==> flow/design.v <==
package typedefs;
parameter NUM_OPS  = 32;
parameter WIDTH_OP = $clog2(NUM_OPS);
typedef enum logic[WIDTH_OP-1:0] {ALU_ADD , ALU_SUB , ALU_NOT , ALU_AND , ALU_OR , ALU_XOR , ALU_SLL , ALU_SRL , ALU_SLA , ALU_SRA , EQ , GRT , GTU , GTE , LTE , GEU , LEU, ALU_BSL} alu_opcode_t;
typedef enum logic[5:0] {
    ADD   = 6'b000000,
    SUB   = 6'b000001,
    NOT   = 6'b000010,
    AND   = 6'b000011,
    OR    = 6'b000100,
    XOR   = 6'b000101,
    SLL   = 6'b000110,
    SRL   = 6'b000111,
    SRA   = 6'b001000,
    ADDI  = 6'b001001,
    LUI   = 6'b001010,
    ANDI  = 6'b001011,
    ORI   = 6'b001100,
    XORI  = 6'b001101,
    BEQ   = 6'b001110,
    BNE   = 6'b001111,
    BLT   = 6'b010000,
    BGT   = 6'b010001,
    BGE   = 6'b010010,
    BLE   = 6'b010011,
    BLTU  = 6'b010100,
    BGTU  = 6'b010101,
    BGEU  = 6'b010110,
    BLEU  = 6'b010111,
    JAL   = 6'b011000,
    LW    = 6'b011001,
    SW    = 6'b011010,
    LAD   = 6'b011011,
    LOA   = 6'b011100
} opcode_t;
endpackage
module Mux2x1
( 
  input  [15:0] a   ,
  input  [15:0] b   ,
  input  sel ,
  output [15:0] out 
);
logic [15:0] aux;
assign out = aux;
always_comb begin
        aux = (sel == 1'b1) ? b : a;
end
endmodule
module Reg
#(
    parameter WIDTH = 16
)
(
    input  [WIDTH-1:0]  in,
    input               clk,
    input               rst,
    output [WIDTH-1:0]  out
);
logic [WIDTH-1:0] aux;
assign out = aux;
always_ff @(posedge clk or negedge rst) begin
    if (!rst) begin
        aux <= '0;
    end
    else begin
        aux <= in;
    end
end
endmodule
module RegFile
#(
    parameter WIDTH = 16,
    parameter DEPTH = 32,
    parameter ADDR_SIZE = $clog2(DEPTH)
)
(
    input  [ADDR_SIZE-1:0] a1,
    input  [ADDR_SIZE-1:0] a2,
    input  [WIDTH-1:0]     wdata,
    input                  we,
    input                  clk,
    input                  rst,
    output [WIDTH-1:0]     rd1,
    output [WIDTH-1:0]     rd2
);
logic [WIDTH-1:0] file [DEPTH-1:0];  
logic [WIDTH-1:0] out1, out2;
assign rd1 = out1;
assign rd2 = out2;
always_comb begin
	out1 = file[a1];
	out2 = file[a2];
end
always_ff @(negedge clk or negedge rst) begin
    if (!rst) begin
        integer i;
        for (i = 0; i < DEPTH; i = i + 1) begin
            file[i] <= '0;
        end
    end else if (we) begin
        file[a2] <= wdata;
    end
end
endmodule
import typedefs::*;
module ALU
#(
    parameter WIDTH    = 16
)
(
    input  [WIDTH-1:0]    a     ,
    input  [WIDTH-1:0]    b     ,
    input  typedefs::alu_opcode_t       opcode,
    output [WIDTH-1:0]    out   ,
    output                comp
);
logic [WIDTH-1:0] aux_out;
logic             aux_comp;
assign out = aux_out;
assign comp = aux_comp;
always_comb begin
    case (opcode)
        ALU_ADD : begin
            aux_out = (a + b);
            aux_comp = '0;
        end
        ALU_SUB : begin
            aux_out = (a - b);
            aux_comp = '0;
        end
        ALU_NOT : begin
            aux_out = ~a;
            aux_comp = '0;
        end
        ALU_AND : begin
            aux_out = (a & b);
            aux_comp = '0;
        end
        ALU_OR  : begin
            aux_out = (a | b);
            aux_comp = '0;
        end
        ALU_XOR : begin
            aux_out = (a ^ b);
            aux_comp = '0;
        end
        ALU_SLL : begin
            aux_out = (a << b);
            aux_comp = '0;
        end
        ALU_SRL : begin
            aux_out = (a >> b);
            aux_comp = '0;
        end
        ALU_SLA : begin
            aux_out = (a <<< b);
            aux_comp = '0;
        end
        ALU_SRA : begin
            aux_out = (a >>> b);
            aux_comp = '0;
        end
        EQ  : begin
            aux_out = '0;
            aux_comp = (signed'(a) == signed'(b)) ? '1 : '0;
        end
        GRT : begin
            aux_out = '0;
            aux_comp = (signed'(a) > signed'(b)) ? '1 : '0;
        end
        GTU : begin
            aux_out = '0;
            aux_comp = (a > b) ? '1 : '0;
        end
        GTE : begin
            aux_out = '0;
            aux_comp = (signed'(a) >= signed'(b)) ? '1 : '0;
        end
        LTE : begin
            aux_out = '0;
            aux_comp = (signed'(a) <= signed'(b)) ? '1 : '0;
        end
        GEU : begin
            aux_out = '0;
            aux_comp = (a >= b) ? '1 : '0;
        end
        LEU : begin
            aux_out = '0;
            aux_comp = (a <= b) ? '1 : '0;
        end
		  ALU_BSL : begin		 
            aux_out = (b << 8);
            aux_comp = '0;
        end
        default : begin
            aux_out = '0;
            aux_comp = '0;
        end
    endcase
end
endmodule
import typedefs::*;
module Controller
(
    input  logic        clk       ,
    input  typedefs::opcode_t     op        ,
    input  logic        comp      ,
    output logic        sel_PC    ,
    output logic        sum_imm   ,
    output logic        store_pc  ,
    output logic        reg_we    ,
    output logic        alu_imm   ,
    output typedefs::alu_opcode_t alu_ctrl  ,
    output logic        alu_bypass,
	 output logic			alu_feedback_in,
    output logic        mem_we    ,
    output logic        mem_bypass
);
always_comb begin
    case(op)
        ADD  : begin
            sel_PC     = '0;
            sum_imm    = '0;
            store_pc   = '0;
            reg_we     = '0;
            alu_imm    = '0;
            alu_ctrl   = ALU_ADD;
            alu_bypass = '0;
				alu_feedback_in = '0;
            mem_we     = '0;
            mem_bypass = '0;        
        end
        SUB  : begin
            sel_PC     = '0;
            sum_imm    = '0;
            store_pc   = '0;
            reg_we     = '0;
            alu_imm    = '0;
            alu_ctrl   = ALU_SUB;
            alu_bypass = '0;
				alu_feedback_in = '0;
            mem_we     = '0;
            mem_bypass = '0;        
        end
        NOT : begin
            sel_PC     = '0;
            sum_imm    = '0;
            store_pc   = '0;
            reg_we     = '0;
            alu_imm    = '0;
            alu_ctrl   = ALU_NOT;
            alu_bypass = '0;
				alu_feedback_in = '0;
            mem_we     = '0;
            mem_bypass = '0;        
        end
        AND  : begin
            sel_PC     = '0;
            sum_imm    = '0;
            store_pc   = '0;
            reg_we     = '0;
            alu_imm    = '0;
            alu_ctrl   = ALU_AND;
            alu_bypass = '0;
				alu_feedback_in = '0;
            mem_we     = '0;
            mem_bypass = '0;        
        end
        OR   : begin
            sel_PC     = '0;
            sum_imm    = '0;
            store_pc   = '0;
            reg_we     = '0;
            alu_imm    = '0;
            alu_ctrl   = ALU_OR;
            alu_bypass = '0;
				alu_feedback_in = '0;
            mem_we     = '0;
            mem_bypass = '0;        
        end
        XOR  : begin
            sel_PC     = '0;
            sum_imm    = '0;
            store_pc   = '0;
            reg_we     = '0;
            alu_imm    = '0;
            alu_ctrl   = ALU_XOR;
            alu_bypass = '0;
				alu_feedback_in = '0;
            mem_we     = '0;
            mem_bypass = '0;        
        end
        SLL  : begin
            sel_PC     = '0;
            sum_imm    = '0;
            store_pc   = '0;
            reg_we     = '0;
            alu_imm    = '0;
            alu_ctrl   = ALU_SLL;
            alu_bypass = '0;
				alu_feedback_in = '0;
            mem_we     = '0;
            mem_bypass = '0;        
        end
        SRL  : begin
            sel_PC     = '0;
            sum_imm    = '0;
            store_pc   = '0;
            reg_we     = '0;
            alu_imm    = '0;
            alu_ctrl   = ALU_SRL;
            alu_bypass = '0;
				alu_feedback_in = '0;
            mem_we     = '0;
            mem_bypass = '0;        
        end
        SRA  : begin
            sel_PC     = '0;
            sum_imm    = '0;
            store_pc   = '0;
            reg_we     = '0;
            alu_imm    = '0;
            alu_ctrl   = ALU_SRA;
            alu_bypass = '0;
				alu_feedback_in = '0;
            mem_we     = '0;
            mem_bypass = '0;        
        end
        ADDI : begin
            sel_PC     = '0;
            sum_imm    = '0;
            store_pc   = '0;
            reg_we     = '0;
            alu_imm    = '1;
            alu_ctrl   = ALU_ADD;
            alu_bypass = '0;
				alu_feedback_in = '1;
            mem_we     = '0;
            mem_bypass = '0;        
        end
        LUI  : begin
            sel_PC     = '0;
            sum_imm    = '0;
            store_pc   = '0;
            reg_we     = '0;
            alu_imm    = '1;
            alu_ctrl   = ALU_BSL;
            alu_bypass = '0;
				alu_feedback_in = '0;
            mem_we     = '0;
            mem_bypass = '0;        
        end
        ANDI : begin
            sel_PC     = '0;
            sum_imm    = '0;
            store_pc   = '0;
            reg_we     = '0;
            alu_imm    = '1;
            alu_ctrl   = ALU_AND;
            alu_bypass = '0;
				alu_feedback_in = '1;
            mem_we     = '0;
            mem_bypass = '0;        
        end
        ORI  : begin
            sel_PC     = '0;
            sum_imm    = '0;
            store_pc   = '0;
            reg_we     = '0;
            alu_imm    = '1;
            alu_ctrl   = ALU_OR;
            alu_bypass = '0;
				alu_feedback_in = '1;
            mem_we     = '0;
            mem_bypass = '0;        
        end
        XORI : begin
            sel_PC     = '0;
            sum_imm    = '0;
            store_pc   = '0;
            reg_we     = '0;
            alu_imm    = '1;
            alu_ctrl   = ALU_XOR;
            alu_bypass = '0;
				alu_feedback_in = '1;
            mem_we     = '0;
            mem_bypass = '0;        
        end
        BEQ  : begin
            sel_PC     = '0;
            if(comp == '1) 
                sum_imm = '1;
            else
                sum_imm = '0;
            store_pc   = '0;
            reg_we     = '0;
            alu_imm    = '0;
            alu_ctrl   = EQ;
				alu_feedback_in = '0;
            alu_bypass = '0;
            mem_we     = '0;
            mem_bypass = '0;
        end
        BNE  : begin
            sel_PC     = '0;
            if(comp == '0) 
                sum_imm = '1;
            else
                sum_imm = '0;
            store_pc   = '0;
            reg_we     = '0;
            alu_imm    = '0;
            alu_ctrl   = EQ;
				alu_feedback_in = '0;
            alu_bypass = '0;
            mem_we     = '0;
            mem_bypass = '0;
        end
        BGT  : begin
            sel_PC     = '0;
            if(comp == '1) 
                sum_imm = '1;
            else
                sum_imm = '0;
            store_pc   = '0;
            reg_we     = '0;
            alu_imm    = '0;
            alu_ctrl   = GRT;
				alu_feedback_in = '0;
            alu_bypass = '0;
            mem_we     = '0;
            mem_bypass = '0;
        end
        BLT  : begin
            sel_PC     = '0;
            if(comp == '0) 
                sum_imm = '1;
            else
                sum_imm = '0;
            store_pc   = '0;
            reg_we     = '0;
            alu_imm    = '0;
            alu_ctrl   = GRT;
				alu_feedback_in = '0;
            alu_bypass = '0;
            mem_we     = '0;
            mem_bypass = '0;
        end
        BGE  : begin
            sel_PC     = '0;
            if(comp == '1) 
                sum_imm = '1;
            else
                sum_imm = '0;
            store_pc   = '0;
            reg_we     = '0;
            alu_imm    = '0;
            alu_ctrl   = GTE;
				alu_feedback_in = '0;
            alu_bypass = '0;
            mem_we     = '0;
            mem_bypass = '0;
        end
        BLE : begin
            sel_PC     = '0;
            if(comp == '1) 
                sum_imm = '1;
            else
                sum_imm = '0;
            store_pc   = '0;
            reg_we     = '0;
            alu_imm    = '0;
            alu_ctrl   = LTE;
				alu_feedback_in = '0;
            alu_bypass = '0;
            mem_we     = '0;
            mem_bypass = '0;
        end
        BGTU : begin
            sel_PC     = '0;
            if(comp == '1) 
                sum_imm = '1;
            else
                sum_imm = '0;
            store_pc   = '0;
            reg_we     = '0;
            alu_imm    = '0;
            alu_ctrl   = GTU;
				alu_feedback_in = '0;
            alu_bypass = '0;
            mem_we     = '0;
            mem_bypass = '0;
        end
        BLTU : begin
            sel_PC     = '0;
            if(comp == '0) 
                sum_imm = '1;
            else
                sum_imm = '0;
            store_pc   = '0;
            reg_we     = '0;
            alu_imm    = '0;
            alu_ctrl   = GTU;
				alu_feedback_in = '0;
            alu_bypass = '0;
            mem_we     = '0;
            mem_bypass = '0;
        end
        BGEU : begin
            sel_PC     = '0;
            if(comp == '1) 
                sum_imm = '1;
            else
                sum_imm = '0;
            store_pc   = '0;
            reg_we     = '0;
            alu_imm    = '0;
            alu_ctrl   = GEU;
				alu_feedback_in = '0;
            alu_bypass = '0;
            mem_we     = '0;
            mem_bypass = '0;
        end
        BLEU : begin
            sel_PC     = '0;
            if(comp == '1) 
                sum_imm = '1;
            else
                sum_imm = '0;
            store_pc   = '0;
            reg_we     = '0;
            alu_imm    = '0;
            alu_ctrl   = LEU;
				alu_feedback_in = '0;
            alu_bypass = '0;
            mem_we     = '0;
            mem_bypass = '0;
        end
        JAL  : begin
            sel_PC     = '1;
            sum_imm    = '0;
            store_pc   = '1;
            reg_we     = '1;
            alu_imm    = '0;
            alu_ctrl   = ALU_ADD;
            alu_bypass = '0;
				alu_feedback_in = '0;
            mem_we     = '0;
            mem_bypass = '0;
        end
        LW   : begin
            sel_PC     = '0;
            sum_imm    = '0;
            store_pc   = '0;
            reg_we     = '1;
            alu_imm    = '0;
            alu_ctrl   = ALU_ADD;
            alu_bypass = '0;
				alu_feedback_in = '0;
            mem_we     = '0;
            mem_bypass = '0;
        end
        SW   : begin
            sel_PC     = '0;
            sum_imm    = '0;
            store_pc   = '0;
            reg_we     = '0;
            alu_imm    = '0;
            alu_ctrl   = ALU_ADD;
            alu_bypass = '0;
				alu_feedback_in = '0;
            mem_we     = '1;
            mem_bypass = '0;
        end
        LAD  : begin
            sel_PC     = '0;
            sum_imm    = '0;
            store_pc   = '0;
            reg_we     = '1;
            alu_imm    = '0;
            alu_ctrl   = ALU_ADD;
            alu_bypass = '0;
				alu_feedback_in = '0;
            mem_we     = '0;
            mem_bypass = '1;
        end
        LOA  : begin
            sel_PC     = '0;
            sum_imm    = '0;
            store_pc   = '0;
            reg_we     = '0;
            alu_imm    = '0;
            alu_ctrl   = ALU_ADD;
            alu_bypass = '1;
				alu_feedback_in = '0;
            mem_we     = '0;
            mem_bypass = '0;
        end
        default : begin
            sel_PC     = '0;
            sum_imm    = '0;
            store_pc   = '0;
            reg_we     = '0;
            alu_imm    = '0;
            alu_ctrl   = ALU_ADD;
            alu_bypass = '0;
				alu_feedback_in = '0;
            mem_we     = '0;
            mem_bypass = '0;
        end
    endcase
end
endmodule
import typedefs::*;
module SingleCycle_Top
(
	input				CLK	,
	input				RST	,
	output [9:0]	IMEM_ADDR	,
	input	 [15:0]	IMEM_RDATA	,
	output [9:0]	DMEM_ADDR	,
	output [15:0]	DMEM_WDATA	,
	output			DMEM_WE		,
	input	 [15:0]	DMEM_RDATA
);
	wire [15:0] sel_pc_out;
	wire [15:0] pc_out;
	wire [15:0] im_out;
	wire [15:0] alu_in;
	wire [15:0] rd1;
	wire [15:0] rd2;
	wire [15:0] alu_imm_out;
	wire [15:0] alu_out;
	wire [15:0] alu_bypass_out;
	wire [15:0] aux_out;
	wire [15:0] mem_out;
	wire [15:0] mem_bypass_out;
	wire [15:0] store_pc_out;
	wire [15:0] sum_imm_out;
	wire               comp;
	wire               sel_pc;    
	wire               sum_imm;   
	wire               store_pc;  
	wire               reg_we;    
	wire               alu_imm;   
	typedefs::alu_opcode_t alu_ctrl;  
	wire               alu_bypass;
	wire					 alu_feedback_in;
	wire               mem_we;    
	wire               mem_bypass;
	Controller control_block(
		.clk(CLK), 
		.op(typedefs::opcode_t'(im_out[15:10])), 
		.comp(comp), 
		.sel_PC(sel_pc), 
		.sum_imm(sum_imm), 
		.store_pc(store_pc), 
		.reg_we(reg_we), 
		.alu_imm(alu_imm), 
		.alu_ctrl(alu_ctrl), 
		.alu_bypass(alu_bypass),
		.alu_feedback_in(alu_feedback_in),
		.mem_we(mem_we), 
		.mem_bypass(mem_bypass)
	);
	Mux2x1 feedback_mux(
		.a(rd1), 
		.b(aux_out), 
		.sel(alu_feedback_in), 
		.out(alu_in)
	);
	Mux2x1 pc_mux(
		.a(pc_out + sum_imm_out), 
		.b(aux_out), 
		.sel(sel_pc), 
		.out(sel_pc_out)
	);
	Mux2x1 sum_imm_mux(
		.a(16'h1), 
		.b(aux_out), 
		.sel(sum_imm), 
		.out(sum_imm_out)
	);
	Reg pc(
		.in(sel_pc_out), 
		.clk(CLK),
		.rst(RST), 
		.out(pc_out)
	);
	assign IMEM_ADDR = pc_out[9:0];
	assign im_out    = IMEM_RDATA;
	RegFile reg_file(
		.a1(im_out[9:5]), 
		.a2(im_out[4:0]), 
		.wdata(store_pc_out), 
		.we(reg_we), 
		.clk(CLK),
		.rst(RST),
		.rd1(rd1), 
		.rd2(rd2)
	);
	Mux2x1 alu_imm_mux(
		.a(rd2), 
		.b({8'h0, im_out[7:0]}), 
		.sel(alu_imm), 
		.out(alu_imm_out)
	);
	ALU my_alu(
		.a(alu_in), 
		.b(alu_imm_out), 
		.opcode(alu_ctrl), 
		.out(alu_out), 
		.comp(comp)
	);
	Mux2x1 alu_bypass_mux(
		.a(alu_out), 
		.b(alu_imm_out), 
		.sel(alu_bypass), 
		.out(alu_bypass_out)
	);
	Reg aux(
		.in(alu_bypass_out), 
		.clk(CLK), 
		.rst(RST),
		.out(aux_out)
	);
	assign DMEM_ADDR  = aux_out[9:0];
	assign DMEM_WDATA = rd2;
	assign DMEM_WE    = mem_we;
	assign mem_out    = DMEM_RDATA;
	Mux2x1 mem_bypass_mux(
		.a(mem_out), 
		.b(aux_out), 
		.sel(mem_bypass), 
		.out(mem_bypass_out)
	);
	Mux2x1 store_pc_mux(
		.a(mem_bypass_out), 
		.b(pc_out), 
		.sel(store_pc), 
		.out(store_pc_out)
	);
endmodule
Lab notebook: SingleCycle_Top

* Tool chain data of SingleCycle_Top
Tool output for the design above before and after an edit, in the order of the flow. "unedited" refers to lines of the RTL above, "edited" to lines of the edited file. "difference" is "edited" less "unedited", of the values as shown. Operators carry their Yosys type and port widths (W data, S select, Z words). Cell names lack the library's common part. The mark -- stands for no value.
Inputs: top SingleCycle_Top, clock port CLK, library sky130hd, library corner tt_025C_1v80

* The edit
The edit as a unified diff against the file above. The edit is scripted: it alters the design's behaviour and was not made to optimise anything.
begin of diff
@@ -720,10 +720,13 @@
 		.out(alu_bypass_out)
 	);
+	wire [15:0] aux_out_p, aux_out_n;
 	Reg aux(
 		.in(alu_bypass_out), 
 		.clk(CLK), 
 		.rst(RST),
-		.out(aux_out)
-	);
+		.out(aux_out_p)
+	);
+	Reg aux_2 (.in(~alu_bypass_out), .clk(CLK), .rst(RST), .out(aux_out_n));
+	assign aux_out = aux_out_p ^ aux_out_n;
 	assign DMEM_ADDR  = aux_out[9:0];
 	assign DMEM_WDATA = rd2;
end of diff

* Word-level counts
Counts by Yosys on the flattened word-level netlist (proc, flatten, opt, wreduce). Print and check cells are left out.
Storage and ports:
- register bits | unedited 544, edited 560, difference +16
- latch bits | unedited 0, edited 0, difference 0
- bits in writable memories | unedited 0, edited 0, difference 0
- memory bits (read-only) | unedited 0, edited 0, difference 0
- word width x clocked read ports | unedited 0, edited 0, difference 0
- memories | unedited 0, edited 0, difference 0
- output and inout port bits | unedited 37, edited 37, difference 0
- cells after elaboration | unedited 234, edited 237, difference +3
Operators by class:
- $add $sub $neg | unedited 3, edited 3, difference 0
- multiply operators | unedited 0, edited 0, difference 0
- div/mod/pow operators | unedited 0, edited 0, difference 0
- magnitude comparators | unedited 6, edited 6, difference 0
- equality and inequality tests | unedited 108, edited 108, difference 0
- shifts and indexed selects | unedited 4, edited 4, difference 0
- multiplexer cells | unedited 29, edited 29, difference 0
- bitwise operators | unedited 4, edited 6, difference +2
- reduce/logical cells | unedited 46, edited 46, difference 0
Operators by type and width:
- $not A16 Y16 | unedited 1, edited 2, difference +1
- $xor A16 B16 Y16 | unedited 1, edited 2, difference +1
Operator kinds equal on both sides are left out: 36.

* Depth
Yosys ltp: most cells in a row. Word level: on the elaborated netlist, between registers, memories and ports. Mapped: between sequential cells and ports; inverters and the memories' decode and read muxes count.
Depth:
- depth after elaboration | unedited 12, edited 12, difference 0
- ABC_AREA | unedited 0, edited 0
- depth in mapped cells | unedited 38, edited 38, difference 0

* Netlist
The flow's flattened synthesis, as Yosys stat reports it; memories are mapped. The netlist is that of the ABC_AREA named above (0 if unset); the other value can give another one.
Cell types:
- nand3_1 | unedited 427, edited 319, difference -108
- a22oi_1 | unedited 82, edited 176, difference +94
- and3_1 | unedited 156, edited 99, difference -57
- clkbuf_1 | unedited 236, edited 273, difference +37
- buf_2 | unedited 88, edited 54, difference -34
- nor3_1 | unedited 30, edited 60, difference +30
- nor2_1 | unedited 141, edited 165, difference +24
- buf_4 | unedited 37, edited 16, difference -21
- nand2_1 | unedited 643, edited 662, difference +19
- a32oi_1 | unedited 38, edited 22, difference -16
- dfrtp_1 | unedited 32, edited 48, difference +16
- nand4_1 | unedited 124, edited 109, difference -15
- a21oi_1 | unedited 101, edited 86, difference -15
- a22o_1 | unedited 19, edited 34, difference +15
- xnor2_1 | unedited 5, edited 19, difference +14
- o21ai_0 | unedited 592, edited 580, difference -12
- and2_1 | unedited 30, edited 18, difference -12
- nor3b_1 | unedited 12, edited 24, difference +12
Cell types equal on both sides are left out: 20. Not every row of either side is listed.
Synthesis totals:
- mapped cells | unedited 4095, edited 4068, difference -27
- synthesis area (µm²) | unedited 33711.1, edited 33774.9, difference +63.8
- sequential part of the area (µm²) | unedited 13613.1, edited 14013.4, difference +400.3
- flip-flop cells | unedited 544, edited 560, difference +16
- buffer cells | unedited 401, edited 379, difference -22
By module: a second synthesis without flattening, with its own total; a netlist apart from the flattened one above.
Second synthesis, totals:
- cell total of the unflattened synthesis | unedited 3570, edited 3628, difference +58
- area total of the unflattened synthesis (µm²) | unedited 35985.8, edited 36661.4, difference +675.6
Rows give one instance, submodules left out.
Modules, unedited:
- RegFile | times used 1, cells 2634, area 28010.6 µm², sequential area 12812.3 µm²
- ALU | times used 1, cells 612, area 4262.8 µm², sequential area 0.0 µm²
- Mux2x1 | times used 7, cells 18, area 249.0 µm², sequential area 0.0 µm²
- SingleCycle_Top | times used 1, cells 106, area 813.3 µm², sequential area 0.0 µm²
- Reg | times used 2, cells 16, area 400.4 µm², sequential area 400.4 µm²
- Controller | times used 1, cells 60, area 355.3 µm², sequential area 0.0 µm²
Modules, edited:
- RegFile | times used 1, cells 2634, area 28010.6 µm², sequential area 12812.3 µm²
- ALU | times used 1, cells 612, area 4262.8 µm², sequential area 0.0 µm²
- Mux2x1 | times used 7, cells 18, area 249.0 µm², sequential area 0.0 µm²
- Reg | times used 3, cells 16, area 400.4 µm², sequential area 400.4 µm²
- SingleCycle_Top | times used 1, cells 148, area 1088.5 µm², sequential area 0.0 µm²
- Controller | times used 1, cells 60, area 355.3 µm², sequential area 0.0 µm²

* Measured runs
Runs of the flow (Yosys, OpenROAD) on both versions; the two runs of a pair have the same settings. The constraints put input and output delay at 20% of the set period each and load the outputs with 0.01 pF.
Flow settings, pair 1: CORE_UTILIZATION 40, period_ns 16.0, CAP_MARGIN 20, CORE_MARGIN 2, SLEW_MARGIN 20
Final reports, pair 1:
- mapped cell area after synthesis (µm²) | unedited 33711.1, edited 33774.9, difference +63.8
- die area (µm²) | unedited 86615.4, edited 86777.4, difference +162.0
- standard-cell area after layout (µm²) | unedited 38289.2, edited 39048.7, difference +759.5
- utilization in the final report (%) | unedited 45.8, edited 46.7, difference +0.9
- lowest setup slack (ps) | unedited 524, edited 300, difference -224
- total negative slack on setup checks (ps) | unedited 0, edited 0, difference 0
- worst hold slack in the final report (ps) | unedited 445, edited 442, difference -3
- power (µW) | unedited 3716, edited 3992, difference +276
Flow settings, pair 2: ABC_AREA 0, CELL_PAD_IN_SITES_GLOBAL_PLACEMENT 1, CORE_ASPECT_RATIO 1.62, CORE_MARGIN 6, CORE_UTILIZATION 37, PLACE_DENSITY_LB_ADDON 0.12, period_ns 10.1, CAP_MARGIN 20, SLEW_MARGIN 20
Final reports, pair 2:
- mapped cell area after synthesis (µm²) | unedited 33711.1, edited 33774.9, difference +63.8
- die area (µm²) | unedited 98709.5, edited 98889.7, difference +180.2
- standard-cell area after layout (µm²) | unedited 44043.5, edited 46824.9, difference +2781.4
- utilization in the final report (%) | unedited 48.9, edited 51.9, difference +3.0
- lowest setup slack (ps) | unedited -1557, edited -2086, difference -529
- total negative slack on setup checks (ps) | unedited -14316, edited -21612, difference -7296
- worst hold slack in the final report (ps) | unedited 433, edited 451, difference +18
- power (µW) | unedited 6180, edited 6629, difference +449
"power" rests on the timing tool's default activity at the inputs, not on a simulated workload.
